==> flow/design.v <==
module flex_counter
#(
	parameter NUM_CNT_BITS = 4
)
(
	input wire clk,
	input wire n_rst,
	input wire clear,
	input wire count_enable,
	input wire [(NUM_CNT_BITS-1):0] rollover_val,
	output logic [(NUM_CNT_BITS-1):0] count_out,
	output logic rollover_flag
);
	logic [(NUM_CNT_BITS-1):0] next_count;  
	logic next_rollover_flag;
	always_ff @ (posedge clk, negedge n_rst) begin
	if (n_rst == 1'b0) begin  
		rollover_flag <= 0;
		count_out <= 0;
	end
	else begin
		count_out <= next_count;
		rollover_flag <= next_rollover_flag;
	end
	end
	always_comb begin
	  next_count = count_out;
	  next_rollover_flag = 0;
	  if (clear == 1'b1) begin 
		next_count = 0;
	  end
	  else if ((rollover_val == count_out) && (count_enable == 1)) begin
		next_count = 1;
	  end
	  else if (count_enable == 1) begin 
		next_count = count_out + 1; 
	  end
	  if (rollover_val == next_count) begin 
		next_rollover_flag = 1'b1; 
	  end
	end
endmodule
module counter(
    input clk,
          n_rst,
          cnt_up,
          clear,
    output one_k_samples
);
flex_counter 
					#(
                        .NUM_CNT_BITS(10)
					)
					A1 (
                    .clk(clk), 
					.n_rst(n_rst), 
					.clear(clear), 
					.count_enable(cnt_up), 	
					.rollover_val(10'd1000),
					.count_out(),
					.rollover_flag(one_k_samples)
                    );
endmodule
module magnitude(
    input logic  [16:0] in,
    output logic [15:0] out
);
always_comb begin
    if (in[16] == 1'b1) begin  
        out = ~(in[15:0]) + 1;
    end
    else begin
        out = in[15:0];
    end
end
endmodule
module datapath (
    input  logic        clk,
    input  logic        n_reset,
    input  logic [2:0]  op,
    input  logic [3:0]  src1,
    input  logic [3:0]  src2,
    input  logic [3:0]  dest,
    input  logic [15:0] ext_data1,
    input  logic [15:0] ext_data2,
    output logic [16:0] outreg_data,
    output logic        overflow
);
    logic        w_en;
    logic [1:0]  w_data_sel;
    logic [1:0]  alu_op;
    logic [16:0] src1_data, src2_data, alu_result, dest_data;
    always_comb begin
        w_en = 1'b0;
        w_data_sel = 2'b10;
        alu_op = 2'b00;
        case (op)
            3'b001: begin w_en = 1'b1; w_data_sel = 2'b10; alu_op = 2'b00; end
            3'b010: begin w_en = 1'b1; w_data_sel = 2'b00; end
            3'b011: begin w_en = 1'b1; w_data_sel = 2'b01; end
            3'b100: begin w_en = 1'b1; w_data_sel = 2'b10; alu_op = 2'b01; end
            3'b101: begin w_en = 1'b1; w_data_sel = 2'b10; alu_op = 2'b10; end
            3'b110: begin w_en = 1'b1; w_data_sel = 2'b10; alu_op = 2'b11; end
            default: ;
        endcase
    end
    alu CORE (.src1_data(src1_data), .src2_data(src2_data), .alu_op(alu_op),
              .result(alu_result), .overflow(overflow));
    always_comb begin
        case (w_data_sel)
            2'b00:   dest_data = {1'b0, ext_data1};
            2'b01:   dest_data = {1'b0, ext_data2};
            default: dest_data = alu_result;
        endcase
    end
    register_file RF (.clk(clk), .n_reset(n_reset), .w_en(w_en),
                      .r1_sel(src1), .r2_sel(src2), .w_sel(dest),
                      .w_data(dest_data), .r1_data(src1_data),
                      .r2_data(src2_data), .outreg_data(outreg_data));
endmodule
module alu (
    input  logic [16:0] src1_data,
    input  logic [16:0] src2_data,
    input  logic [1:0]  alu_op,
    output logic [16:0] result,
    output logic        overflow
);
    logic [17:0] large_sum, large_dif;
    logic [31:0] full_mult;
    assign large_sum = {src1_data[16], src1_data} + {src2_data[16], src2_data};
    assign large_dif = {src1_data[16], src1_data} - {src2_data[16], src2_data};
    assign full_mult = src1_data[15:0] * src2_data[15:0];
    always_comb begin
        case (alu_op)
            2'b00: begin result = src1_data; overflow = 1'b0; end
            2'b01: begin result = large_sum[16:0]; overflow = large_sum[17] ^ large_sum[16]; end
            2'b10: begin result = large_dif[16:0]; overflow = large_dif[17] ^ large_dif[16]; end
            default: begin result = {1'b0, full_mult[30:15]}; overflow = full_mult[31]; end
        endcase
    end
endmodule
module register_file (
    input  logic        clk,
    input  logic        n_reset,
    input  logic        w_en,
    input  logic [3:0]  r1_sel,
    input  logic [3:0]  r2_sel,
    input  logic [3:0]  w_sel,
    input  logic [16:0] w_data,
    output logic [16:0] r1_data,
    output logic [16:0] r2_data,
    output logic [16:0] outreg_data
);
    logic [16:0] regs_matrix [15:0];
    always_ff @ (posedge clk, negedge n_reset) begin
        if (!n_reset) begin
            for (int i = 0; i < 16; i++) regs_matrix[i] <= 17'd0;
        end
        else if (w_en) begin
            regs_matrix[w_sel] <= w_data;
        end
    end
    assign r1_data = regs_matrix[r1_sel];
    assign r2_data = regs_matrix[r2_sel];
    assign outreg_data = regs_matrix[0];
endmodule
module controller (
    input clk,
          n_rst,
    input logic dr,
                lc,
                overflow,
    output logic cnt_up,
                 clear,
                 modwait,
    output reg [2:0] op,
    output reg [3:0] src1,
                     src2,
                     dest,
    output logic err,
                 processed
);
typedef enum bit[4:0] {idle, 
                    eidle, 
                    eidle2,
                    load1, 
                    load2, 
                    load3, 
                    load4, 
                    coeff1, 
                    coeff2, 
                    coeff3, 
                    coeff4, 
                    store, 
                    check, 
                    zero, 
                    sort1, 
                    sort2, 
                    sort3, 
                    sort4, 
                    mul1, 
                    mul2, 
                    mul3, 
                    mul4, 
                    sub1, 
                    sub2, 
                    add1, 
                    add2, 
                    done
}firState;
firState curstate, nexstate;
logic next_modwait, next_processed;
always_ff @ (posedge clk, negedge n_rst) begin
    if (!n_rst)begin
    curstate <= idle;
    modwait <= 0;
    processed <= 0;
    end
    else begin
    curstate <= nexstate;
    modwait <= next_modwait;
    processed <= next_processed;
    end
end
always_comb begin
    nexstate = idle;
    err = 0;
    clear = 0;
    cnt_up = 0;
    next_modwait = 0;
    next_processed = 0;
    op = 3'b000;
    src1 = 4'd0;
    src2 = 4'd0;
    dest = 4'd0;
    case (curstate) 
        idle:
            begin
                next_modwait = 0; 
                clear = 0;
                cnt_up = 0;
                op = 3'b000;
                err = 0;
                if (lc) begin
                    nexstate = load1;
                end
                else if (dr) begin
                    nexstate = store;
                    next_modwait = 1;
                end
                else begin
                    nexstate = idle;
                end
            end
        eidle:
                begin
                    err = 1;
                    next_modwait = 0;
                    nexstate = eidle2;
                end
        eidle2:
                begin
                    err = 1;
                    if (lc) begin
                        nexstate = load1;
                    end
                    else if (dr) begin
                        nexstate = store;
                    end
                    else begin
                        nexstate = eidle2; 
                    end
                end
        load1:  
                begin
                    next_modwait = 1;
                    clear = 1;
                    err = 0;
                    op = 3'b011;
                    dest = 4'd5;  
                    nexstate = coeff1;
                end
        coeff1:  
                begin
                    next_modwait = 0;
                    clear = 0;
                    op = 3'b000;
                    if (lc) begin
                        nexstate = load2;
                    end
                    else begin
                        nexstate = coeff1;
                    end
                end
        load2:
                begin
                    next_modwait = 1;
                    op = 3'b011;
                    dest = 4'd6;  
                    nexstate = coeff2;
                end
        coeff2:  
                begin
                    next_modwait = 0;
                    op = 3'b000;
                    if (lc) begin
                        nexstate = load3;
                    end
                    else begin
                        nexstate = coeff2;
                    end
                end
        load3:
                begin
                    next_modwait = 1;
                    op = 3'b011;
                    dest = 4'd7;  
                    nexstate = coeff3;
                end
        coeff3:  
                begin
                    next_modwait = 0;
                    op = 3'b000;
                    if (lc) begin
                        nexstate = load4;
                    end
                    else begin
                    nexstate = coeff3;
                    end
                end
        load4:
                begin
                  next_modwait = 1;
                  op = 3'b011;
                  dest = 4'd8;  
                  nexstate = coeff4;
                end
        coeff4:  
                begin
                    next_modwait = 0;
                    op = 3'b000;
                    nexstate = idle;
                end
        store:  
                begin
                    if (dr) begin
                    cnt_up = 1;
                    next_modwait = 1;
                    op = 3'b010;
                    dest = 4'd9;  
                    nexstate = zero;
                    end
                    else begin
                        nexstate = eidle;
                    end
                end
        zero:
                begin
                    cnt_up = 0;
                    next_modwait = 1;
                    src1 = 4'd0;
                    src2 = 4'd0;
                    dest = 4'd0;  
                    op = 3'b101;  
                    nexstate = sort1;
                end
        sort1:
                begin
                    next_modwait = 1;
                    src1 = 4'd2;
                    dest = 4'd1;  
                    op = 3'b001;  
                    nexstate = sort2;
                end
        sort2:
                begin
                    next_modwait = 1;
                    src1 = 4'd3;
                    dest = 4'd2;  
                    op = 3'b001;  
                    nexstate = sort3;
                end
        sort3:
                begin
                    next_modwait = 1;
                    src1 = 4'd4;
                    dest = 4'd3;  
                    op = 3'b001;  
                    nexstate = sort4;
                end
        sort4:
                begin
                    next_modwait = 1;
                    src1 = 4'd9;
                    dest = 4'd4;  
                    op = 3'b001;  
                    nexstate = mul1;
                end
        mul1:
                begin
                    next_modwait = 1;
                    src1 = 4'd4; 
                    src2 = 4'd5; 
                    dest = 4'd9;  
                    op = 3'b110;  
                    nexstate = sub1;
                end
        sub1:
                begin
                    next_modwait = 1;
                    src1 = 4'd0;
                    src2 = 4'd9;
                    dest = 4'd0;  
                    op = 3'b101;  
                    if (overflow) begin
                        nexstate = eidle;
                        next_processed = 1;
                    end
                    else begin
                        nexstate = mul2;
                    end
                end
        mul2: 
                begin
                    next_modwait = 1;
                    src1 = 4'd3; 
                    src2 = 4'd6; 
                    dest = 4'd9;  
                    op = 3'b110;  
                    nexstate = add1;
                end
        add1:
                begin
                    next_modwait = 1;
                    src1 = 4'd0;
                    src2 = 4'd9;
                    dest = 4'd0;  
                    op = 3'b100;  
                    if (overflow) begin
                        nexstate = eidle;
                        next_processed = 1;
                    end
                    else begin
                        nexstate = mul3;
                    end
                end
        mul3:
                begin
                    next_modwait = 1;
                    src1 = 4'd2; 
                    src2 = 4'd7; 
                    dest = 4'd9;  
                    op = 3'b110;  
                    nexstate = sub2;
                end
        sub2:
                begin
                    next_modwait = 1;
                    src1 = 4'd0;
                    src2 = 4'd9;
                    dest = 4'd0;  
                    op = 3'b101;  
                    if (overflow) begin
                        nexstate = eidle;
                        next_processed = 1;
                    end
                    else begin
                        nexstate = mul4;
                    end
                end
        mul4:
                begin
                    next_modwait = 1;
                    src1 = 4'd1; 
                    src2 = 4'd8; 
                    dest = 4'd9;  
                    op = 3'b110;  
                    nexstate = add2;
                end
        add2:
                begin
                    next_modwait = 1;
                    src1 = 4'd0;
                    src2 = 4'd9;
                    dest = 4'd0;  
                    op = 3'b100;  
                    if (overflow) begin
                        nexstate = eidle;
                        next_processed = 1;
                    end
                    else begin
                        nexstate = done;
                        next_processed = 1;
                    end
                end
        done:
                begin
                    op = 3'b000;
                    next_modwait = 0;
                    nexstate = idle;
                end
    endcase
end
endmodule
module fir_filter(
    input clk,
          n_reset,
    input logic [15:0] sample_data,
                        fir_coefficient,
    input logic load_coeff,
                data_ready,
    output logic one_k_samples,
                 processed,
                 modwait,
    output logic [15:0] fir_out,
    output logic err
);
    logic  cnt_up,
          clear,
          overflow;
    logic [2:0] op;
    logic [3:0] src1, src2, dest;
    logic [16:0] outreg_data;  
    logic done;
    assign processed = done;
    controller    B1(
                    .clk(clk),
                    .n_rst(n_reset),
                    .dr(data_ready),
                    .lc(load_coeff),
                    .overflow(overflow),
                    .cnt_up(cnt_up),
                    .clear(clear),
                    .modwait(modwait),
                    .op(op),
                    .src1(src1),
                    .src2(src2),
                    .dest(dest),
                    .err(err),
                    .processed(done)
                    );
    counter   C1(
                    .clk(clk),
                    .n_rst(n_reset),
                    .cnt_up(cnt_up),
                    .clear(clear),
                    .one_k_samples(one_k_samples)
                    );
    datapath    D1(
                    .clk(clk),
                    .n_reset(n_reset),
                    .op(op),
                    .src1(src1),
                    .src2(src2),
                    .dest(dest),
                    .ext_data1(sample_data),
                    .ext_data2(fir_coefficient),
                    .outreg_data(outreg_data),
                    .overflow(overflow)
                    );
    magnitude   E1(
                    .in(outreg_data),
                    .out(fir_out)
                    );
endmodule
module coefficient_loader(
    input clk,
          n_reset,
    input logic new_coefficient_set,
    input logic modwait,
    output logic load_coeff,
    output logic [1:0] coefficient_num,
    output logic clear_new_coefficient
);
typedef enum bit [2:0] {IDLE, 
                        F0,
                        F1,
                        F2,
			            F3} loadState;	
loadState state, nexstate;
always_ff @ (posedge clk, negedge n_reset) begin
    if(!n_reset) begin
        state <= IDLE;
    end
    else begin
        state <= nexstate;
    end
end
always_comb begin
     nexstate = state;  
     coefficient_num = 2'b00;  
     load_coeff = 0;  
     clear_new_coefficient = 0;  
    case (state)
        IDLE:
            begin
                clear_new_coefficient = 0;
                if(new_coefficient_set && !modwait) begin
                    nexstate = F0;
                end
                else begin
                    nexstate = IDLE;
                end
            end
        F0:
            begin
                coefficient_num = 2'b00;  
                if(!modwait) begin
                    load_coeff = 1;  
                end
                else if (load_coeff && !modwait) begin
                    load_coeff = 0;  
                end
                else begin
                    nexstate = F1;  
                end
            end
        F1:
            begin
                coefficient_num = 2'b01;  
                if(!modwait) begin
                    load_coeff = 1;  
                end
                else if (load_coeff) begin
                    load_coeff = 0;  
                end
                else begin
                     nexstate = F2;  
                end
            end
        F2:
            begin
                 coefficient_num = 2'b10;  
                if(!modwait) begin
                    load_coeff = 1;  
                end
                else if (load_coeff) begin
                    load_coeff = 0;  
                end
                else begin
                    nexstate = F3;  
                end
            end
        F3:
            begin
                  coefficient_num = 2'b11;  
                if(!modwait) begin
                    load_coeff = 1;  
                end
                else if (load_coeff) begin
                    load_coeff = 0;  
                end
                else begin
                    nexstate = IDLE;  
                    clear_new_coefficient = 1;  
                end
            end
    endcase 
end
endmodule
module ahb_lite_slave(
    input   clk,
            n_rst,
    output logic [15:0] sample_data,
    output logic data_ready,
                new_coefficient_set,
    input logic clear_new_coefficient,
                processed,
    input logic [1:0] coefficient_num,
    output logic [15:0] fir_coefficient,
    input logic modwait,
    input logic [15:0] fir_out,
    input logic err,
                hsel,
    input logic [3:0] haddr,
    input logic hsize,
    input logic [1:0] htrans,
    input logic hwrite,
    input logic [15:0] hwdata,
    output logic [15:0] hrdata,
    output logic hresp
);
logic [15:0] [7:0] register, nexregister; 
logic [15:0] nexhrdata, nexfir_coefficient;
logic next_data_ready;
logic write1, nexwrite1;
logic [3:0]storeadd, nexstoreadd;
always_ff @ (posedge clk, negedge n_rst) begin
if(!n_rst) begin
    hrdata <= 0;
    data_ready <= 0;
    write1 <= 0;
    storeadd <= 0;
    register[0] <= 0;
    register[1] <= 0;
    register[2] <= 0;
    register[3] <= 0;
    register[4] <= 0;
    register[5] <= 0;
    register[6] <= 0;
    register[7] <= 0;
    register[8] <= 0;
    register[9] <= 0;
    register[10] <= 0;
    register[11] <= 0;
    register[12] <= 0;
    register[13] <= 0;
    register[14] <= 0;
    register[15] <= 0;
end
else begin
    hrdata <= nexhrdata;
    data_ready <= next_data_ready;
    write1 <= nexwrite1;
    storeadd <= nexstoreadd;
    register[0] <= nexregister[0];
    register[1] <= nexregister[1];
    register[2] <= nexregister[2];
    register[3] <= nexregister[3];
    register[4] <= nexregister[4];
    register[5] <= nexregister[5];
    register[6] <= nexregister[6];
    register[7] <= nexregister[7];
    register[8] <= nexregister[8];
    register[9] <= nexregister[9];
    register[10] <= nexregister[10];
    register[11] <= nexregister[11];
    register[12] <= nexregister[12];
    register[13] <= nexregister[13];
    register[14] <= nexregister[14];
    register[15] <= nexregister[15];
end
end
always_comb begin
    hresp = 0;  
    nexhrdata = 0;  
    if(processed) begin
        next_data_ready = 0;
    end
    else begin
        next_data_ready = data_ready;  
    end
    nexwrite1 = write1;  
    nexstoreadd = storeadd;  
    nexregister[0][0] = {modwait | new_coefficient_set | data_ready | write1 | (hsel & hwrite & (htrans == 2'd2))};  
    nexregister[0][7:1] = {7'd0};  
    nexregister[1][0] = {err};  
    nexregister[1][7:1] = {7'd0};  
    nexregister[2] = fir_out[7:0];
    nexregister[3] = fir_out[15:8];
    nexregister[4] = register[4];
    nexregister[5] = register[5];
    nexregister[6] = register[6];
    nexregister[7] = register[7];
    nexregister[8] = register[8];
    nexregister[9] = register[9];
    nexregister[10] = register[10];
    nexregister[11] = register[11];
    nexregister[12] = register[12];
    nexregister[13] = register[13];
    if (clear_new_coefficient) begin
        nexregister[14] = 8'h0000;
    end
    else begin
        nexregister[14] = register[14];
    end
    nexregister[15] = register[15];
            if (write1) begin
                nexwrite1 = 0;  
                if({storeadd[3:1], 1'b0} == 4'd4) 
                begin
                    next_data_ready = 1'b1;
                end
                nexregister[{storeadd[3:1], 1'b0}] = hwdata[7:0];  
                nexregister[{storeadd[3:1], 1'b1}] = hwdata[15:8];  
            end
    if (hsel)  
    begin
        if(haddr < 0  ||  14 < haddr)
        begin
            hresp = 1;
        end
        else
        begin
            if(hwrite && (htrans == 2'd2)) 
            begin
                if(!hsize)  
                begin
                    if(!((haddr == 0)
                    | (haddr == 1)
                    | (haddr == 2)
                    | (haddr == 3))) 
                    begin
                        if(haddr[3:1] == 4'd6) 
                        begin
                            next_data_ready = 1'b1;
                        end
                        nexregister[haddr] = hwdata;  
                    end
                    else  
                    begin
                            hresp = 1;  
                    end  
                end
                else  
                begin
                    if(!((haddr == 0)
                    | (haddr == 1)
                    | (haddr == 2)
                    | (haddr == 3))) 
                    begin
                        nexwrite1 = 1;  
                        nexstoreadd = haddr;  
                    end
                    else  
                    begin
                            hresp = 1;  
                    end  
                end
            end
            else 
            begin
                if(!hsize)  
                begin
                        nexhrdata = register[haddr];  
                end
                else  
                begin
                       nexhrdata[7:0] = nexregister[{haddr[3:1], 1'b0}];  
                       nexhrdata[15:8] = nexregister[{haddr[3:1], 1'b1}];  
                end
            end
        end
    end
end
assign fir_coefficient = {register[7 + (coefficient_num * 2)], register[6 + (coefficient_num * 2)]};
assign new_coefficient_set = {register[14][0]};
assign  sample_data = {register[5], register[4]};
endmodule
module ahb_lite_fir_filter(
    input clk,
          n_rst,
    input logic hsel,
    input logic [3:0] haddr,
    input logic hsize,
    input logic [1:0] htrans,
    input logic hwrite,
    input logic [15:0] hwdata,
    output logic [15:0] hrdata,
    output logic hresp
);
logic [15:0] fir_out, sample_data, fir_coefficient;
logic [1:0] coefficient_num;
logic processed, err, modwait, data_ready, new_coefficient_set, load_coeff, clear_new_coefficient;
ahb_lite_slave AHB (.clk(clk), 
                    .n_rst(n_rst),
                    .fir_out(fir_out),
                    .modwait(modwait),
                    .err(err),
                    .sample_data(sample_data),
                    .data_ready(data_ready),
                    .fir_coefficient(fir_coefficient),
                    .new_coefficient_set(new_coefficient_set),
                    .coefficient_num(coefficient_num),
                    .clear_new_coefficient(clear_new_coefficient),
                    .hsel(hsel),
                    .htrans(htrans),
                    .haddr(haddr),
                    .hsize(hsize),
                    .hwrite(hwrite),
                    .hwdata(hwdata),
                    .hrdata(hrdata),
                    .hresp(hresp),
                    .processed(processed));
coefficient_loader CFL  (.clk(clk),
                        .n_reset(n_rst),
                        .new_coefficient_set(new_coefficient_set),
                        .modwait(modwait),
                        .load_coeff(load_coeff),
                        .coefficient_num(coefficient_num),
                        .clear_new_coefficient(clear_new_coefficient));
fir_filter FF      (.clk(clk),
                  .n_reset(n_rst),
                  .sample_data(sample_data),
                  .fir_coefficient(fir_coefficient),
                  .load_coeff(load_coeff),
                  .data_ready(data_ready),
                  .one_k_samples(),
                  .modwait(modwait),
                  .fir_out(fir_out),
                  .err(err),
                  .processed(processed)
);
endmodule
Appendix: tool output

From RTL to reports: ahb_lite_fir_filter
Each step is given for the RTL above and for the edited RTL.
"before" refers to lines of the RTL above, "after" to lines of the edited file.
"delta" is "after" less "before", of the values as shown; "rel_change_pct" is that difference over "before", in percent.
Operators carry their Yosys type and port widths (W data, S select, Z words).
Cell names lack the library's common part.
{"block": "setup", "design": "ahb_lite_fir_filter", "clock": "clk", "lib": "sky130hd", "corner": "tt_025C_1v80"}

Edit of the RTL
Unified diff, file above to edited file.
The edited RTL no longer does the same as the RTL above: the edit was made by script, with no optimisation intended.
begin of diff
@@ -161,5 +161,7 @@
         end
     end
-    assign r1_data = regs_matrix[r1_sel];
+    logic [16:0] r1_data_q;
+    always_ff @(posedge clk) r1_data_q <= regs_matrix[r1_sel];
+    assign r1_data = r1_data_q;
     assign r2_data = regs_matrix[r2_sel];
     assign outreg_data = regs_matrix[0];
end of diff

Elaborated design
Counts by Yosys on the flattened word-level netlist (proc, flatten, opt, wreduce). Print and check cells are left out.
{"block": "word_totals", "item": "reg_bits", "before": 432, "after": 449, "delta": 17, "rel_change_pct": 3.94}
{"block": "word_totals", "item": "inputBits", "before": 27, "after": 27, "delta": 0, "rel_change_pct": 0.00}
{"block": "word_totals", "item": "out_inout_bits", "before": 17, "after": 17, "delta": 0, "rel_change_pct": 0.00}
{"block": "word_totals", "item": "elab_cells", "before": 318, "after": 319, "delta": 1, "rel_change_pct": 0.31}
{"block": "classes", "item": "n_addsub", "before": 5, "after": 5, "delta": 0, "rel_change_pct": 0.00}
{"block": "classes", "item": "mul", "before": 1, "after": 1, "delta": 0, "rel_change_pct": 0.00}
{"block": "classes", "item": "n_cmp", "before": 2, "after": 2, "delta": 0, "rel_change_pct": 0.00}
{"block": "classes", "item": "n_eq", "before": 109, "after": 109, "delta": 0, "rel_change_pct": 0.00}
{"block": "classes", "item": "shift", "before": 5, "after": 5, "delta": 0, "rel_change_pct": 0.00}
{"block": "classes", "item": "n_mux", "before": 108, "after": 108, "delta": 0, "rel_change_pct": 0.00}
{"block": "classes", "item": "n_logic", "before": 14, "after": 14, "delta": 0, "rel_change_pct": 0.00}
{"block": "classes", "item": "reduce_logical", "before": 49, "after": 49, "delta": 0, "rel_change_pct": 0.00}
{"block": "ops", "op": "$mux W8", "before": 36, "after": 36, "delta": 0, "rel_change_pct": 0.00}
{"block": "ops", "op": "$eq A4 B4 Y1 const B", "before": 32, "after": 32, "delta": 0, "rel_change_pct": 0.00}
{"block": "ops", "op": "$mux W1", "before": 28, "after": 28, "delta": 0, "rel_change_pct": 0.00}
{"block": "ops", "op": "$eq A4 B3 Y1 const B", "before": 16, "after": 16, "delta": 0, "rel_change_pct": 0.00}
{"block": "ops", "op": "$reduce_and A2 Y1", "before": 16, "after": 16, "delta": 0, "rel_change_pct": 0.00}
{"block": "ops", "op": "$eq A5 B5 Y1 const B", "before": 10, "after": 10, "delta": 0, "rel_change_pct": 0.00}
{"block": "ops", "op": "$eq A3 B3 Y1 const B", "before": 9, "after": 9, "delta": 0, "rel_change_pct": 0.00}
{"block": "ops", "op": "$eq A4 B2 Y1 const B", "before": 8, "after": 8, "delta": 0, "rel_change_pct": 0.00}
{"block": "ops", "op": "$mux W4", "before": 8, "after": 8, "delta": 0, "rel_change_pct": 0.00}
{"block": "ops", "op": "$or A1 B1 Y1", "before": 7, "after": 7, "delta": 0, "rel_change_pct": 0.00}
{"block": "ops", "op": "$eq A3 B2 Y1 const B", "before": 6, "after": 6, "delta": 0, "rel_change_pct": 0.00}
{"block": "ops", "op": "$eq A5 B4 Y1 const B", "before": 6, "after": 6, "delta": 0, "rel_change_pct": 0.00}
{"block": "ops", "op": "$mux W128", "before": 6, "after": 6, "delta": 0, "rel_change_pct": 0.00}
{"block": "ops", "op": "$reduce_or A2 Y1", "before": 5, "after": 5, "delta": 0, "rel_change_pct": 0.00}
{"block": "ops", "op": "$reduce_or A4 Y1", "before": 5, "after": 5, "delta": 0, "rel_change_pct": 0.00}
{"block": "ops", "op": "$eq A4 B1 Y1 const B", "before": 4, "after": 4, "delta": 0, "rel_change_pct": 0.00}
{"block": "ops", "op": "$eq A5 B3 Y1 const B", "before": 4, "after": 4, "delta": 0, "rel_change_pct": 0.00}
{"block": "ops", "op": "$logic_not A4 Y1", "before": 4, "after": 4, "delta": 0, "rel_change_pct": 0.00}
{"block": "ops", "op": "$mux W16", "before": 4, "after": 4, "delta": 0, "rel_change_pct": 0.00}
{"block": "ops", "op": "$mux W3", "before": 4, "after": 4, "delta": 0, "rel_change_pct": 0.00}
{"block": "ops", "op": "$mux W5", "before": 4, "after": 4, "delta": 0, "rel_change_pct": 0.00}
{"block": "ops", "op": "$ne A2 B1 Y1 const B", "before": 4, "after": 4, "delta": 0, "rel_change_pct": 0.00}
{"block": "ops", "op": "$eq A3 B1 Y1 const B", "before": 3, "after": 3, "delta": 0, "rel_change_pct": 0.00}
{"block": "ops", "op": "$logic_not A32 Y1", "before": 3, "after": 3, "delta": 0, "rel_change_pct": 0.00}
{"block": "ops", "op": "$shiftx A128 B8 Y8", "before": 3, "after": 3, "delta": 0, "rel_change_pct": 0.00}
{"block": "ops", "op": "$add A3 B3 Y4 const A", "before": 2, "after": 2, "delta": 0, "rel_change_pct": 0.00}
{"block": "ops", "op": "$and A1 B1 Y1", "before": 2, "after": 2, "delta": 0, "rel_change_pct": 0.00}
{"block": "ops", "op": "$eq A2 B1 Y1 const B", "before": 2, "after": 2, "delta": 0, "rel_change_pct": 0.00}
Not every row of either side is listed.

Depth
Depth = most cells in a row (Yosys ltp): at word level without a register or memory, in the mapped netlist without a sequential cell, where the memories' decode and read muxes count.
{"block": "depth", "item": "depth_word", "before": 13, "after": 13, "delta": 0, "rel_change_pct": 0.00}
{"block": "depth", "item": "ABC_AREA", "before": "0", "after": "0"}
{"block": "depth", "item": "depth_mapped", "before": 35, "after": 35, "delta": 0, "rel_change_pct": 0.00}
{"block": "depth", "item": "depth_no_buf", "before": 31, "after": 30, "delta": -1, "rel_change_pct": -3.23}

Netlist
The flow's flattened synthesis, as Yosys stat reports it; memories are mapped. The netlist is that of the ABC_AREA named above (0 if unset); the other value can give another one.
{"block": "by_type", "cell": "nor2_1", "before": 401, "after": 261, "delta": -140, "rel_change_pct": -34.91}
{"block": "by_type", "cell": "nand2_1", "before": 455, "after": 578, "delta": 123, "rel_change_pct": 27.03}
{"block": "by_type", "cell": "o21ai_0", "before": 146, "after": 261, "delta": 115, "rel_change_pct": 78.77}
{"block": "by_type", "cell": "a21oi_1", "before": 290, "after": 191, "delta": -99, "rel_change_pct": -34.14}
{"block": "by_type", "cell": "and2_1", "before": 33, "after": 119, "delta": 86, "rel_change_pct": 260.61}
{"block": "by_type", "cell": "mux2_2", "before": 161, "after": 117, "delta": -44, "rel_change_pct": -27.33}
{"block": "by_type", "cell": "mux2i_1", "before": 89, "after": 125, "delta": 36, "rel_change_pct": 40.45}
{"block": "by_type", "cell": "clkbuf_1", "before": 168, "after": 202, "delta": 34, "rel_change_pct": 20.24}
{"block": "by_type", "cell": "buf_2", "before": 27, "after": 4, "delta": -23, "rel_change_pct": -85.19}
{"block": "by_type", "cell": "a31oi_1", "before": 28, "after": 50, "delta": 22, "rel_change_pct": 78.57}
{"block": "by_type", "cell": "dfxtp_1", "before": 0, "after": 17, "delta": 17}
{"block": "by_type", "cell": "a22oi_1", "before": 43, "after": 59, "delta": 16, "rel_change_pct": 37.21}
{"block": "by_type", "cell": "nor2b_1", "before": 34, "after": 20, "delta": -14, "rel_change_pct": -41.18}
{"block": "by_type", "cell": "and3_1", "before": 11, "after": 22, "delta": 11, "rel_change_pct": 100.00}
{"block": "by_type", "cell": "inv_1", "before": 278, "after": 288, "delta": 10, "rel_change_pct": 3.60}
{"block": "by_type", "cell": "a22o_1", "before": 11, "after": 1, "delta": -10, "rel_change_pct": -90.91}
{"block": "by_type", "cell": "a311oi_1", "before": 24, "after": 15, "delta": -9, "rel_change_pct": -37.50}
{"block": "by_type", "cell": "o211ai_1", "before": 10, "after": 19, "delta": 9, "rel_change_pct": 90.00}
Not every row of either side is listed.
{"block": "mapped", "item": "cells", "before": 3523, "after": 3629, "delta": 106, "rel_change_pct": 3.01}
{"block": "mapped", "item": "area_um2", "before": 32227.2, "after": 32941.6, "delta": 714.4, "rel_change_pct": 2.22}
{"block": "mapped", "item": "seq_area_um2", "before": 10512.6, "after": 10852.9, "delta": 340.3, "rel_change_pct": 3.24}
{"block": "mapped", "item": "flip_flops", "before": 420, "after": 437, "delta": 17, "rel_change_pct": 4.05}
{"block": "mapped", "item": "buf_cells", "before": 223, "after": 226, "delta": 3, "rel_change_pct": 1.35}
By module: a second synthesis without flattening, with its own total; a netlist apart from the flattened one above.
{"block": "unflattened", "item": "cells_unflattened", "before": 3668, "after": 3630, "delta": -38, "rel_change_pct": -1.04}
{"block": "unflattened", "item": "hier_area_um2", "before": 37689.9, "after": 37532.2, "delta": -157.7, "rel_change_pct": -0.42}
Rows give one instance, submodules left out.
{"block": "modules_before", "module": "register_file", "n_inst": 1, "n_cells": 1364, "area_um2": 15394.8, "seq_area_um2": 6806.5}
{"block": "modules_before", "module": "alu", "n_inst": 1, "n_cells": 1199, "area_um2": 10019.6, "seq_area_um2": 0.0}
{"block": "modules_before", "module": "ahb_lite_slave", "n_inst": 1, "n_cells": 805, "area_um2": 9188.8, "seq_area_um2": 3728.6}
{"block": "modules_before", "module": "controller", "n_inst": 1, "n_cells": 76, "area_um2": 1004.7, "seq_area_um2": 701.9}
{"block": "modules_before", "module": "flex_counter #(NUM_CNT_BITS=10)", "n_inst": 1, "n_cells": 112, "area_um2": 991.0, "seq_area_um2": 275.3}
{"block": "modules_before", "module": "datapath", "n_inst": 1, "n_cells": 44, "area_um2": 509.2, "seq_area_um2": 0.0}
{"block": "modules_before", "module": "magnitude", "n_inst": 1, "n_cells": 48, "area_um2": 355.3, "seq_area_um2": 0.0}
{"block": "modules_before", "module": "coefficient_loader", "n_inst": 1, "n_cells": 18, "area_um2": 219.0, "seq_area_um2": 126.4}
{"block": "modules_before", "module": "counter", "n_inst": 1, "n_cells": 2, "area_um2": 7.5, "seq_area_um2": 0.0}
{"block": "modules_before", "module": "ahb_lite_fir_filter", "n_inst": 1, "n_cells": 0, "area_um2": 0.0, "seq_area_um2": 0.0}
{"block": "modules_before", "module": "fir_filter", "n_inst": 1, "n_cells": 0, "area_um2": 0.0, "seq_area_um2": 0.0}
{"block": "modules_after", "module": "register_file", "n_inst": 1, "n_cells": 1296, "area_um2": 15011.9, "seq_area_um2": 7146.9}
{"block": "modules_after", "module": "alu", "n_inst": 1, "n_cells": 1229, "area_um2": 10244.8, "seq_area_um2": 0.0}
{"block": "modules_after", "module": "ahb_lite_slave", "n_inst": 1, "n_cells": 805, "area_um2": 9188.8, "seq_area_um2": 3728.6}
{"block": "modules_after", "module": "controller", "n_inst": 1, "n_cells": 76, "area_um2": 1004.7, "seq_area_um2": 701.9}
{"block": "modules_after", "module": "flex_counter #(NUM_CNT_BITS=10)", "n_inst": 1, "n_cells": 112, "area_um2": 991.0, "seq_area_um2": 275.3}
{"block": "modules_after", "module": "datapath", "n_inst": 1, "n_cells": 44, "area_um2": 509.2, "seq_area_um2": 0.0}
{"block": "modules_after", "module": "magnitude", "n_inst": 1, "n_cells": 48, "area_um2": 355.3, "seq_area_um2": 0.0}
{"block": "modules_after", "module": "coefficient_loader", "n_inst": 1, "n_cells": 18, "area_um2": 219.0, "seq_area_um2": 126.4}
{"block": "modules_after", "module": "counter", "n_inst": 1, "n_cells": 2, "area_um2": 7.5, "seq_area_um2": 0.0}
{"block": "modules_after", "module": "ahb_lite_fir_filter", "n_inst": 1, "n_cells": 0, "area_um2": 0.0, "seq_area_um2": 0.0}
{"block": "modules_after", "module": "fir_filter", "n_inst": 1, "n_cells": 0, "area_um2": 0.0, "seq_area_um2": 0.0}

Worst setup path after synthesis
Source: OpenSTA report_checks on the synthesized netlist (no wires, ideal clock, input and output delay 20% of the period each), path of least setup slack; recovery checks are left aside. Register names are those of the netlist, which keeps one name where synthesis merged equal registers.
{"block": "synth_path", "item": "path_type", "before": "reg-to-reg", "after": "reg-to-reg"}
{"block": "synth_path", "item": "startpoint", "before": "register FF.B1.curstate", "after": "register FF.B1.curstate"}
{"block": "synth_path", "item": "endpoint", "before": "register FF.D1.RF.regs_matrix[14][7]", "after": "register FF.D1.RF.regs_matrix[9][15]"}
{"block": "synth_path", "item": "clock_period_ns", "before": 12.0, "after": 12.0, "delta": 0.0, "rel_change_pct": 0.00}
{"block": "synth_path", "item": "setup_ns", "before": 0.133, "after": 0.125, "delta": -0.008}
{"block": "synth_path", "item": "t_first_pin_ns", "before": 0.000, "after": 0.000, "delta": 0.000}
{"block": "synth_path", "item": "t_arrival_ns", "before": 8.044, "after": 8.843, "delta": 0.799, "rel_change_pct": 9.93}
{"block": "synth_path", "item": "required_time_ns", "before": 11.867, "after": 11.875, "delta": 0.008, "rel_change_pct": 0.07}
{"block": "synth_path", "item": "setup_slack_ns", "before": 3.823, "after": 3.032, "delta": -0.791}
{"block": "synth_path", "item": "delay_ns", "before": 8.177, "after": 8.968, "delta": 0.791, "rel_change_pct": 9.67}
{"block": "synth_path", "item": "stages", "before": 32, "after": 33, "delta": 1, "rel_change_pct": 3.12}
{"block": "synth_path", "item": "n_path_buf", "before": 4, "after": 5, "delta": 1, "rel_change_pct": 25.00}
{"block": "synth_path", "item": "synth_period_reached_ns", "before": 8.177, "after": 8.968, "delta": 0.791, "rel_change_pct": 9.67}
"delay_ns" is the arrival time less input delay plus setup time.
"stages": output pins that drive a net of the path, with the launching flip-flop's if there is one; two outputs of one cell count as two.
"synth_period_reached_ns" = period - worst setup slack (recovery checks aside). The figure is calculated, with input and output delays left at 20% of the set period.
An end named without its bit number is one bit of that signal or, where synthesis recoded a state register, one of its new flip-flops.
The rows between start and end are the longest chain of elaborated cells between them; the timing report does not say that the signal goes this way. Where chains are equally long, one stands for them.
Each line given opens the expression or statement behind the cell; cells for indexed reads and writes are added by Yosys, which also makes memories of some case tables.
{"block": "synth_between_before", "cell_sequence": "dfrtp_1 or4_1 buf_2 nor3_1 clkbuf_1 a22oi_1 a31oi_1 clkbuf_1 ha_1 inv_1 fa_1 inv_1 fa_1 inv_1 fa_1 inv_1 fa_1 fa_1 inv_1 fa_1 inv_1 ha_1 a21oi_1 o21a_1 nor3b_1 and2_1 and3_1 o31a_1 xnor2_1 a21oi_1 buf_2 a21oi_1", "elab_chain_len": 8, "cells_between": 87, "cone_lines": 10, "classes_between": "2 x add/sub; 1 x mul; 58 x eq/ne; 11 x mux; 15 x reduce/logical"}
{"block": "synth_rtl_before", "item": "start: declaration", "line_no": 211, "text": "firState curstate, nexstate;"}
{"block": "synth_rtl_before", "item": "start: assignment", "line_no": 215, "text": "curstate <= idle;"}
{"block": "synth_rtl_before", "item": "start: assignment", "line_no": 220, "text": "curstate <= nexstate;"}
{"block": "synth_rtl_before", "item": "$eq A5 B5 Y1", "line_no": 236, "text": "case (curstate)"}
{"block": "synth_rtl_before", "item": "$reduce_or A2 Y1"}
{"block": "synth_rtl_before", "item": "$pmux W4 S5", "line_no": 236}
{"block": "synth_rtl_before", "item": "$eq A4 B4 Y1", "line_no": 163, "text": "assign r1_data = regs_matrix[r1_sel];"}
{"block": "synth_rtl_before", "item": "$pmux W17 S16", "line_no": 163}
{"block": "synth_rtl_before", "item": "$mul A16 B16 Y32", "line_no": 132, "text": "assign full_mult = src1_data[15:0] * src2_data[15:0];"}
{"block": "synth_rtl_before", "item": "$pmux W17 S3", "line_no": 134, "text": "case (alu_op)"}
{"block": "synth_rtl_before", "item": "$pmux W17 S2", "line_no": 110, "text": "case (w_data_sel)"}
{"block": "synth_rtl_before", "item": "end: assignment", "line_no": 157, "text": "for (int i = 0; i < 16; i++) regs_matrix[i] <= 17'd0;"}
{"block": "synth_rtl_before", "item": "end: assignment", "line_no": 160, "text": "regs_matrix[w_sel] <= w_data;"}
{"block": "synth_rtl_before", "item": "end: declaration", "line_no": 154, "text": "logic [16:0] regs_matrix [15:0];"}
{"block": "synth_between_after", "cell_sequence": "dfrtp_1 or4_4 buf_6 nor2_2 clkbuf_1 mux2i_1 o21ai_0 a221oi_1 a31oi_1 clkbuf_1 ha_1 inv_1 fa_1 inv_1 fa_1 fa_1 fa_1 fa_1 inv_1 fa_1 inv_1 ha_1 clkbuf_1 nand2_1 or4_1 nand2b_1 a31oi_1 nand4_1 and3_1 or4_1 clkbuf_1 o21a_1 mux2_2", "elab_chain_len": 8, "cells_between": 66, "cone_lines": 9, "classes_between": "2 x add/sub; 1 x mul; 43 x eq/ne; 9 x mux; 11 x reduce/logical"}
{"block": "synth_rtl_after", "item": "start: declaration", "line_no": 213, "text": "firState curstate, nexstate;"}
{"block": "synth_rtl_after", "item": "start: assignment", "line_no": 217, "text": "curstate <= idle;"}
{"block": "synth_rtl_after", "item": "start: assignment", "line_no": 222, "text": "curstate <= nexstate;"}
{"block": "synth_rtl_after", "item": "$eq A5 B5 Y1", "line_no": 238, "text": "case (curstate)"}
{"block": "synth_rtl_after", "item": "$reduce_or A4 Y1"}
{"block": "synth_rtl_after", "item": "$pmux W4 S5", "line_no": 238}
{"block": "synth_rtl_after", "item": "$eq A4 B4 Y1", "line_no": 166, "text": "assign r2_data = regs_matrix[r2_sel];"}
{"block": "synth_rtl_after", "item": "$pmux W17 S16", "line_no": 166}
{"block": "synth_rtl_after", "item": "$mul A16 B16 Y32", "line_no": 132, "text": "assign full_mult = src1_data[15:0] * src2_data[15:0];"}
{"block": "synth_rtl_after", "item": "$pmux W17 S3", "line_no": 134, "text": "case (alu_op)"}
{"block": "synth_rtl_after", "item": "$pmux W17 S2", "line_no": 110, "text": "case (w_data_sel)"}
{"block": "synth_rtl_after", "item": "end: assignment", "line_no": 157, "text": "for (int i = 0; i < 16; i++) regs_matrix[i] <= 17'd0;"}
{"block": "synth_rtl_after", "item": "end: assignment", "line_no": 160, "text": "regs_matrix[w_sel] <= w_data;"}
{"block": "synth_rtl_after", "item": "end: declaration", "line_no": 154, "text": "logic [16:0] regs_matrix [15:0];"}

Timing after layout
From the final timing report of each run of pair A: the path of least setup slack in the routed layout; clock arrival at registers is part of the times.
{"block": "layout_path", "item": "path_type", "before": "reg-to-reg", "after": "reg-to-reg"}
{"block": "layout_path", "item": "startpoint", "before": "register FF.B1.curstate", "after": "register FF.B1.curstate"}
{"block": "layout_path", "item": "endpoint", "before": "register FF.D1.RF.regs_matrix[13][4]", "after": "register FF.D1.RF.regs_matrix[9][2]"}
{"block": "layout_path", "item": "clock_period_ns", "before": 10.0, "after": 10.0, "delta": 0.0, "rel_change_pct": 0.00}
{"block": "layout_path", "item": "setup_ns", "before": 0.16, "after": 0.08, "delta": -0.08}
{"block": "layout_path", "item": "t_first_pin_ns", "before": 0.57, "after": 0.57, "delta": 0.00, "rel_change_pct": 0.00}
{"block": "layout_path", "item": "t_arrival_ns", "before": 9.79, "after": 10.01, "delta": 0.22, "rel_change_pct": 2.25}
{"block": "layout_path", "item": "required_time_ns", "before": 10.43, "after": 10.52, "delta": 0.09, "rel_change_pct": 0.86}
{"block": "layout_path", "item": "setup_slack_ns", "before": 0.64, "after": 0.51, "delta": -0.13}
{"block": "layout_path", "item": "stages", "before": 26, "after": 27, "delta": 1, "rel_change_pct": 3.85}
{"block": "layout_path", "item": "n_path_buf", "before": 1, "after": 3, "delta": 2, "rel_change_pct": 200.00}
An end named without its bit number is one bit of that signal or, where synthesis recoded a state register, one of its new flip-flops.
The rows between start and end are the longest chain of elaborated cells between them; the timing report does not say that the signal goes this way. Where chains are equally long, one stands for them.
{"block": "layout_between_before", "cell_sequence": "dfrtp_1 nor2_1 nand3_1 buf_4 nor2_1 a21o_1 inv_1 ha_1 fa_1 inv_1 fa_1 fa_1 inv_1 fa_1 fa_1 inv_1 fa_1 inv_1 ha_1 nand4_1 o31a_1 a21oi_2 a31oi_1 xnor2_1 a21oi_1 o21ai_0", "elab_chain_len": 8, "cells_between": 87, "cone_lines": 10, "classes_between": "2 x add/sub; 1 x mul; 58 x eq/ne; 11 x mux; 15 x reduce/logical"}
{"block": "layout_rtl_before", "item": "start: declaration", "line_no": 211, "text": "firState curstate, nexstate;"}
{"block": "layout_rtl_before", "item": "start: assignment", "line_no": 215, "text": "curstate <= idle;"}
{"block": "layout_rtl_before", "item": "start: assignment", "line_no": 220, "text": "curstate <= nexstate;"}
{"block": "layout_rtl_before", "item": "$eq A5 B5 Y1", "line_no": 236, "text": "case (curstate)"}
{"block": "layout_rtl_before", "item": "$reduce_or A2 Y1"}
{"block": "layout_rtl_before", "item": "$pmux W4 S5", "line_no": 236}
{"block": "layout_rtl_before", "item": "$eq A4 B4 Y1", "line_no": 163, "text": "assign r1_data = regs_matrix[r1_sel];"}
{"block": "layout_rtl_before", "item": "$pmux W17 S16", "line_no": 163}
{"block": "layout_rtl_before", "item": "$mul A16 B16 Y32", "line_no": 132, "text": "assign full_mult = src1_data[15:0] * src2_data[15:0];"}
{"block": "layout_rtl_before", "item": "$pmux W17 S3", "line_no": 134, "text": "case (alu_op)"}
{"block": "layout_rtl_before", "item": "$pmux W17 S2", "line_no": 110, "text": "case (w_data_sel)"}
{"block": "layout_rtl_before", "item": "end: assignment", "line_no": 157, "text": "for (int i = 0; i < 16; i++) regs_matrix[i] <= 17'd0;"}
{"block": "layout_rtl_before", "item": "end: assignment", "line_no": 160, "text": "regs_matrix[w_sel] <= w_data;"}
{"block": "layout_rtl_before", "item": "end: declaration", "line_no": 154, "text": "logic [16:0] regs_matrix [15:0];"}
{"block": "layout_between_after", "cell_sequence": "dfrtp_1 or4_4 nor3_2 and3_1 buf_4 a2111oi_2 nor2_1 buf_4 nand2_1 fa_1 fa_1 inv_1 fa_1 fa_1 fa_1 inv_1 fa_1 inv_1 ha_1 nand2_1 a2111oi_0 buf_4 nand2_1 nor4_1 or3_1 nand3_1 a31oi_1", "elab_chain_len": 8, "cells_between": 66, "cone_lines": 9, "classes_between": "2 x add/sub; 1 x mul; 43 x eq/ne; 9 x mux; 11 x reduce/logical"}
{"block": "layout_rtl_after", "item": "start: declaration", "line_no": 213, "text": "firState curstate, nexstate;"}
{"block": "layout_rtl_after", "item": "start: assignment", "line_no": 217, "text": "curstate <= idle;"}
{"block": "layout_rtl_after", "item": "start: assignment", "line_no": 222, "text": "curstate <= nexstate;"}
{"block": "layout_rtl_after", "item": "$eq A5 B5 Y1", "line_no": 238, "text": "case (curstate)"}
{"block": "layout_rtl_after", "item": "$reduce_or A4 Y1"}
{"block": "layout_rtl_after", "item": "$pmux W4 S5", "line_no": 238}
{"block": "layout_rtl_after", "item": "$eq A4 B4 Y1", "line_no": 166, "text": "assign r2_data = regs_matrix[r2_sel];"}
{"block": "layout_rtl_after", "item": "$pmux W17 S16", "line_no": 166}
{"block": "layout_rtl_after", "item": "$mul A16 B16 Y32", "line_no": 132, "text": "assign full_mult = src1_data[15:0] * src2_data[15:0];"}
{"block": "layout_rtl_after", "item": "$pmux W17 S3", "line_no": 134, "text": "case (alu_op)"}
{"block": "layout_rtl_after", "item": "$pmux W17 S2", "line_no": 110, "text": "case (w_data_sel)"}
{"block": "layout_rtl_after", "item": "end: assignment", "line_no": 157, "text": "for (int i = 0; i < 16; i++) regs_matrix[i] <= 17'd0;"}
{"block": "layout_rtl_after", "item": "end: assignment", "line_no": 160, "text": "regs_matrix[w_sel] <= w_data;"}
{"block": "layout_rtl_after", "item": "end: declaration", "line_no": 154, "text": "logic [16:0] regs_matrix [15:0];"}

Flow runs
Both versions went through the flow (Yosys, OpenROAD) with the same settings in each pair. Constraints: input delay and output delay 20% of the set period each, output load 0.01 pF.
{"block": "settings_pair_A", "CORE_UTILIZATION": 40, "period_ns": 10.0, "CAP_MARGIN": 20, "CORE_MARGIN": 2, "SLEW_MARGIN": 20}
{"block": "results_pair_A", "item": "synthesis_area_um2", "before": 32227.2, "after": 32941.6, "delta": 714.4, "rel_change_pct": 2.22}
{"block": "results_pair_A", "item": "total_die_area_um2", "before": 82854.7, "after": 84666.5, "delta": 1811.8, "rel_change_pct": 2.19}
{"block": "results_pair_A", "item": "final_stdcell_area_um2", "before": 35964.5, "after": 36447.5, "delta": 483.0, "rel_change_pct": 1.34}
{"block": "results_pair_A", "item": "final_util_frac", "before": 0.449, "after": 0.445, "delta": -0.004}
{"block": "results_pair_A", "item": "setup_worst_slack_ns", "before": 0.643, "after": 0.508, "delta": -0.135}
{"block": "results_pair_A", "item": "final_setup_tns_ns", "before": 0.000, "after": 0.000, "delta": 0.000}
{"block": "results_pair_A", "item": "hold_worst_slack_ns", "before": 0.435, "after": 0.453, "delta": 0.018}
{"block": "results_pair_A", "item": "final_power_uw", "before": 4112, "after": 4091, "delta": -21, "rel_change_pct": -0.51}
{"block": "results_pair_A", "item": "timing.achieved_period_ns", "before": 9.357, "after": 9.492, "delta": 0.135, "rel_change_pct": 1.44}
{"block": "settings_pair_B", "CAP_MARGIN": 20, "CORE_UTILIZATION": 69, "PLACE_DENSITY_LB_ADDON": 0.17, "SETUP_SLACK_MARGIN": 2.63, "SLEW_MARGIN": 0, "period_ns": 15.1, "CORE_MARGIN": 2}
{"block": "results_pair_B", "item": "synthesis_area_um2", "before": 32227.2, "after": 32941.6, "delta": 714.4, "rel_change_pct": 2.22}
{"block": "results_pair_B", "item": "total_die_area_um2", "before": 48450.6, "after": 49506.2, "delta": 1055.6, "rel_change_pct": 2.18}
{"block": "results_pair_B", "item": "final_stdcell_area_um2", "before": 34937.3, "after": 35679.2, "delta": 741.9, "rel_change_pct": 2.12}
{"block": "results_pair_B", "item": "final_util_frac", "before": 0.754, "after": 0.752, "delta": -0.002}
{"block": "results_pair_B", "item": "setup_worst_slack_ns", "before": 4.073, "after": 4.409, "delta": 0.336}
{"block": "results_pair_B", "item": "final_setup_tns_ns", "before": 0.000, "after": 0.000, "delta": 0.000}
{"block": "results_pair_B", "item": "hold_worst_slack_ns", "before": 0.421, "after": 0.433, "delta": 0.012}
{"block": "results_pair_B", "item": "final_power_uw", "before": 2659, "after": 2682, "delta": 23, "rel_change_pct": 0.86}
{"block": "results_pair_B", "item": "timing.achieved_period_ns", "before": 11.027, "after": 10.691, "delta": -0.336, "rel_change_pct": -3.05}
"timing.achieved_period_ns" = clock period - worst setup slack. The figure is calculated, with input and output delays left at 20% of the set period.
"final_power_uw": no workload was simulated; the value follows from the tool's default switching activity.
